==> flow/design.v <==
`timescale 1ns/1ns
module ALU (
    input  logic clk,
    input  logic rst_n,
    input  logic [5:0] alu_op,
    input  logic word,
    input  logic [15:0] a,
    input  logic [15:0] b,
    input  logic cf_in,
    input  logic [4:0] shift_cnt,
    output logic [15:0] result
);
    logic [15:0] a_in, b_in;
    parameter ADD = 6'b000000;
    parameter SUB = 6'b000001;
    parameter CMP = 6'b000010;
    parameter INC = 6'b000011;
    parameter DEC = 6'b000100;
    parameter NEG = 6'b000101;
    parameter AND = 6'b000110;
    parameter OR = 6'b000111;
    parameter XOR = 6'b001000;
    parameter NOT = 6'b001001;
    parameter TEST = 6'b001010;
    parameter SHL = 6'b001011;
    parameter SHR = 6'b001100;
    parameter SAR = 6'b001101;
    parameter ROL = 6'b001110;
    parameter ROR = 6'b001111;
    parameter RCL = 6'b010000;
    parameter RCR = 6'b010001;
    parameter MUL = 6'b010010;
    parameter IMUL = 6'b010011;
    parameter DIV = 6'b010100;
    parameter IDIV = 6'b010101;
    always @(posedge clk or negedge rst_n) begin
        if (!rst_n) begin
            a_in <= 0;
            b_in <= 0;
        end else begin
            case(alu_op)
                ADD: begin
                    result <= a + b;
                end
                SUB: begin
                    result <= a - b;
                end
                CMP: begin
                    result <= a - b;
                end
                INC: begin
                    result <= a + 1;
                end
                DEC: begin
                    result <= a - 1;
                end
                NEG: begin
                    result <= 0 - a;
                end
                AND: begin
                    result <= a & b;
                end
                OR: begin
                    result <= a | b;
                end
                XOR: begin
                    result <= a ^ b;
                end
                NOT: begin
                    result <= ~a;
                end
                TEST: begin
                    result <= a & b;
                end
                SHL: begin
                    result <= a << shift_cnt;
                end
                SHR: begin
                    result <= a >> shift_cnt;
                end
                SAR: begin
                    result <= a >>> shift_cnt;
                end
                ROL: begin
                    result <= {a[15:0], a[15:0]};
                end
                ROR: begin
                    result <= {a[0], a[15:1]};
                end
                RCL: begin
                    result <= {a[15:0], cf_in};
                end
                RCR: begin
                    result <= {cf_in, a[15:0]};
                end
                MUL: begin
                    result <= a * b;    
                end
                IMUL: begin
                    result <= a * b;    
                end
                DIV: begin
                    result <= (b == 16'd0) ? 16'hFFFF : a / b;
                end
                IDIV: begin
                    result <= (b == 16'd0) ? 16'hFFFF : a / b;
                end
            endcase
        end
    end
endmodule
-- From RTL to reports: ALU
The steps from the RTL of ALU to its reports follow in flow order.
Line numbers count from 1 in the design file above.
Cell names lack the library's common part.
Not given: --
- top module: ALU
- clock: clk
- library: sky130hd
- timing corner: tt_025C_1v80

-- After elaboration
Counts by Yosys on the flattened word-level netlist (proc, flatten, opt, wreduce; memories kept). Register bits leave out memories and registers merged into their read ports (data or address). Print and check cells are left out. Cells with the same type and inputs are merged into one.
- noted add/subtract/negate cells: 5
- noted multiplexer cells: 2
- multiply operators: 1
- equal/unequal tests: 21
- noted shift operators: 3
- reductions and logical operators: 9
- divide/modulo/power cells at 1
- bitwise operators: 4
- operators with widths (cell ; count):
    parallel mux 16 bit (select 17 bit) ; 1
    divider 16 x 16 -> 16 bit ; 1
    multiplier 16 x 16 -> 16 bit ; 1
    equality test 6 x 4 -> 1 bit (second input constant) ; 8
    equality test 6 x 5 -> 1 bit (second input constant) ; 6
    equality test 6 x 3 -> 1 bit (second input constant) ; 4
    nonzero test 18 bit ; 1
    subtractor 1 x 16 -> 16 bit (first input constant) ; 1
    adder 16 x 1 -> 16 bit (second input constant) ; 1
    subtractor 16 x 1 -> 16 bit (second input constant) ; 1
    adder 16 bit ; 1
    subtractor 16 bit ; 1
    bitwise AND 16 bit ; 1
    OR 16 bit ; 1
    bitwise XOR 16 bit ; 1
    left shift 16 x 5 -> 16 bit ; 1
    >> shifter 16 x 5 -> 16 bit ; 1
    >>> shifter 16 x 5 -> 16 bit ; 1
    NOT 16 bit ; 1
    zero test 16 bit ; 1
    two-way mux 16 bit ; 1
    equality test 6 x 2 -> 1 bit (second input constant) ; 2
    OR reduction 2 bit ; 5
    equality test 6 x 1 -> 1 bit (second input constant) ; 1
    zero test 6 bit ; 1
    AND reduction 2 bit ; 1
- noted output and inout port bits: 16
- noted flip-flop bits (word level): 16
- bits of input ports: 47

-- Longest topological paths
Yosys ltp: most cells in a row. Word level: on the elaborated netlist, between registers, memories and ports. Mapped: between sequential cells and ports; inverters and the memories' decode and read muxes count.
- noted word-level depth: 4
- ABC_AREA: 0
- depth in mapped cells: 128
- gate-level depth less buffers: 116

-- Mapped cells and area
Source: synth_stat.txt of the flow (Yosys; design flattened, memories mapped). It holds for the ABC_AREA given above (unset counts as 0); a run with the other value may have another netlist.
Totals and module areas in this step are rounded.
- chip area (Yosys) at 15800 um^2
- mapped cells: 2158
- flip-flops: 16
- cell types (cell type ; count ; total area (um^2)):
    ha_1 ; 238 ; 2.98E+03
    fa_1 ; 81 ; 1.62E+03
    nand2_1 ; 222 ; 833.299
    nor2_1 ; 207 ; 776.995
    xnor2_1 ; 76 ; 665.638
    a21oi_1 ; 131 ; 655.629
    inv_1 ; 173 ; 649.373
    o21ai_0 ; 106 ; 530.509
    edfxtp_1 ; 16 ; 480.461
    xor2_1 ; 46 ; 402.886
    clkbuf_1 ; 89 ; 334.07
    o211ai_1 ; 44 ; 330.317
    mux2_2 ; 28 ; 315.302
    a21o_1 ; 40 ; 300.288
    mux2i_1 ; 30 ; 300.288
    o21a_1 ; 38 ; 285.274
    nor3_1 ; 56 ; 280.269
    nand3_1 ; 55 ; 275.264
Other cell types: 77; their cells: 482.

-- Path before layout
Path of least setup slack by OpenSTA after synthesis, without wires, with an ideal clock, recovery checks aside; 20% of the period is set as input and as output delay. Where synthesis merged equal registers, the netlist keeps one of their names.
- kind: in2reg
- start: input b[0]
- end: register result[0]
- period: 100.0 ns
- noted path buffers: 9
- data required time: 99.728 ns
- library setup time at 0.272 ns
- data arrival time: 45.923 ns
- input delay at 20.000 ns
- path delay: 26.195 ns
- noted stages on the path: 115
- noted path slack: 53.805 ns
- noted synthesis period reached: 46.195 ns
"path delay" is the arrival time less input delay plus setup time.
"stages on the path": output pins that drive a net of the path, with the launching flip-flop's if there is one; two outputs of one cell count as two.
"synthesis period reached" = period - worst setup slack (recovery checks aside). The figure is calculated, with input and output delays left at 20% of the set period.
Between the ends stands the longest chain of elaborated cells between them, by number of cells; it is not shown to be the way that was timed. Of several equally long chains one is given.
Each line given opens the expression or statement behind the cell; cells for indexed reads and writes are added by Yosys, which also makes memories of some case tables.
A register here has more assigning lines than the two given.
- cell sequence: clkbuf_1 -> clkinv_1 -> ha_1 -> or2_2 -> a31oi_1 -> nor2_1 -> ha_1 -> o21a_1 -> o2111a_1 -> or4b_2 -> o31ai_1 -> ha_1 -> a21oi_1 -> nand2_1 -> a21o_1 -> and2_1 -> ha_1 -> o21ai_0 -> [... 79 more ...] -> ha_1 -> o211ai_1 -> a211oi_1 -> o31a_1 -> a221o_1 -> nand2_1 -> a311oi_1 -> clkbuf_1 -> mux2_2 -> ha_1 -> o21a_1 -> o21a_1 -> o21a_1 -> o21a_1 -> o211ai_1 -> a211oi_1 -> o21ai_0 -> a22oi_1
- cells in the longest elaborated chain: 3
- ends and longest elaborated chain, post-synthesis (what ; line ; RTL):
    start, declared ; 8 ; input  logic [15:0] b,
    divider 16 x 16 -> 16 bit ; 106 ; result <= (b == 16'd0) ? 16'hFFFF : a / b;
    two-way mux 16 bit ; 106 ;
    parallel mux 16 bit (select 17 bit) ; 41 ; case(alu_op)
    end, assigned ; 43 ; result <= a + b;
    end, assigned ; 46 ; result <= a - b;
    end, declared ; 11 ; output logic [15:0] result

-- Worst path after layout
Path of least setup slack in the final report of run 1 (OpenROAD, finished layout, wires in). Where an end is a register, its clock arrival counts in the times.
- kind: in2reg
- start: input b[15]
- end: register result[0]
- noted stages on the path: 109
- input delay at 10.56 ns
- noted path slack: 9.87 ns
- library setup time at 0.31 ns
- data arrival time: 42.87 ns
- noted path buffers: 3
- data required time: 52.73 ns
- period: 52.8 ns
Between the ends stands the longest chain of elaborated cells between them, by number of cells; it is not shown to be the way that was timed. Of several equally long chains one is given.
A register here has more assigning lines than the two given.
- cell sequence: clkdlybuf4s50_1 -> nor4_2 -> and4_1 -> and3_1 -> nor2_1 -> ha_1 -> o21a_1 -> o2111a_1 -> or4b_2 -> o31ai_1 -> ha_1 -> a21oi_1 -> nand2_1 -> a21o_1 -> and2_1 -> ha_1 -> o21ai_0 -> a22oi_1 -> [... 73 more ...] -> ha_1 -> nand2_1 -> a211oi_1 -> o31a_1 -> a221o_1 -> nand2_1 -> a311oi_4 -> buf_4 -> inv_1 -> and3_1 -> a221o_1 -> ha_1 -> a21o_1 -> a21o_1 -> a211oi_1 -> o21ai_0 -> o21ai_0 -> a22oi_1
- cells in the longest elaborated chain: 3
- ends and longest elaborated chain, after layout (what ; line ; RTL):
    start, declared ; 8 ; input  logic [15:0] b,
    divider 16 x 16 -> 16 bit ; 106 ; result <= (b == 16'd0) ? 16'hFFFF : a / b;
    two-way mux 16 bit ; 106 ;
    parallel mux 16 bit (select 17 bit) ; 41 ; case(alu_op)
    end, assigned ; 43 ; result <= a + b;
    end, assigned ; 46 ; result <= a - b;
    end, declared ; 11 ; output logic [15:0] result

--- measured runs ---
Flow measurements of ALU on sky130hd: 2 stored runs with different settings, listed in no order. Input and output delays are each 20% of the period that was set; the output load is 0.01 pF.
"clock period achieved" is the run's clock period less its worst setup slack. It is reckoned from that one timing run; input and output delays stay at 20% of the period that was set.
"time used up by the worst setup path": the worst setup path's part of the clock period (all of it between registers, 20% less for each end at a port) less its slack. A launch clock that arrives late makes it longer, a capture clock that arrives late makes it shorter.
"power consumption" is the tool's figure for a default switching activity; nothing was simulated.
The measured numbers are rounded.

Run 1

==> flow/run.sh <==
#!/bin/bash
# the make line also repeats the synthesis and layout settings of config.mk as NAME=value (left out here)
make -C /OpenROAD-flow-scripts/flow DESIGN_CONFIG=/design/flow/config.mk WORK_HOME=/design/flow/orfs CLKGATE_MAP_FILE= finish
==> flow/config.mk <==
export PLATFORM = sky130hd
export DESIGN_NAME = ALU
export DESIGN_NICKNAME = ALU
export VERILOG_FILES = /design/flow/design.v
export SDC_FILE = /design/flow/constraint.sdc
export NUM_CORES = 4
export LEC_CHECK = 0
export CAP_MARGIN = 20
export CORE_MARGIN = 2
export CORE_UTILIZATION = 40
export SETUP_SLACK_MARGIN = 4.92
export SLEW_MARGIN = 20
==> flow/constraint.sdc <==
create_clock -name core_clock -period 52.8 [get_ports {clk}]
set_input_delay 10.5600 -clock core_clock [delete_from_list [all_inputs] [get_ports {clk}]]
set_output_delay 10.5600 -clock core_clock [all_outputs]
set_load 0.01 [all_outputs]

Measured in run 1:
- noted the chip area after synthesis (Yosys): 15800 um^2
- noted the full die area: 41200 um^2
- standard-cell area after routing: 17100 um^2
- post-layout utilization: 44.0 %
- setup slack of the worst path at 9.87 ns
- setup TNS at 0.000 ns
- worst hold slack at 11.3 ns
- power consumption at 0.390 mW
- clock period achieved: 42.935 ns
- noted the time used up by the worst setup path: 32.37 ns
- class of the worst setup path: in2reg

Run 2

==> flow/run.sh <==
#!/bin/bash
# the make line also repeats the synthesis and layout settings of config.mk as NAME=value (left out here)
make -C /OpenROAD-flow-scripts/flow DESIGN_CONFIG=/design/flow/config.mk WORK_HOME=/design/flow/orfs CLKGATE_MAP_FILE= finish
==> flow/config.mk <==
export PLATFORM = sky130hd
export DESIGN_NAME = ALU
export DESIGN_NICKNAME = ALU
export VERILOG_FILES = /design/flow/design.v
export SDC_FILE = /design/flow/constraint.sdc
export NUM_CORES = 4
export LEC_CHECK = 0
export CAP_MARGIN = 20
export CORE_MARGIN = 2
export CORE_UTILIZATION = 40
export SLEW_MARGIN = 20
==> flow/constraint.sdc <==
create_clock -name core_clock -period 100.0 [get_ports {clk}]
set_input_delay 20.0000 -clock core_clock [delete_from_list [all_inputs] [get_ports {clk}]]
set_output_delay 20.0000 -clock core_clock [all_outputs]
set_load 0.01 [all_outputs]

Measured in run 2:
- noted the chip area after synthesis (Yosys): 15800 um^2
- noted the full die area: 41200 um^2
- standard-cell area after routing: 17100 um^2
- post-layout utilization: 44.0 %
- setup slack of the worst path at 48.1 ns
- setup TNS at 0.000 ns
- worst hold slack at 20.8 ns
- power consumption at 0.208 mW
- clock period achieved: 51.870 ns
- noted the time used up by the worst setup path: 31.87 ns
- class of the worst setup path: in2reg
--- end ---
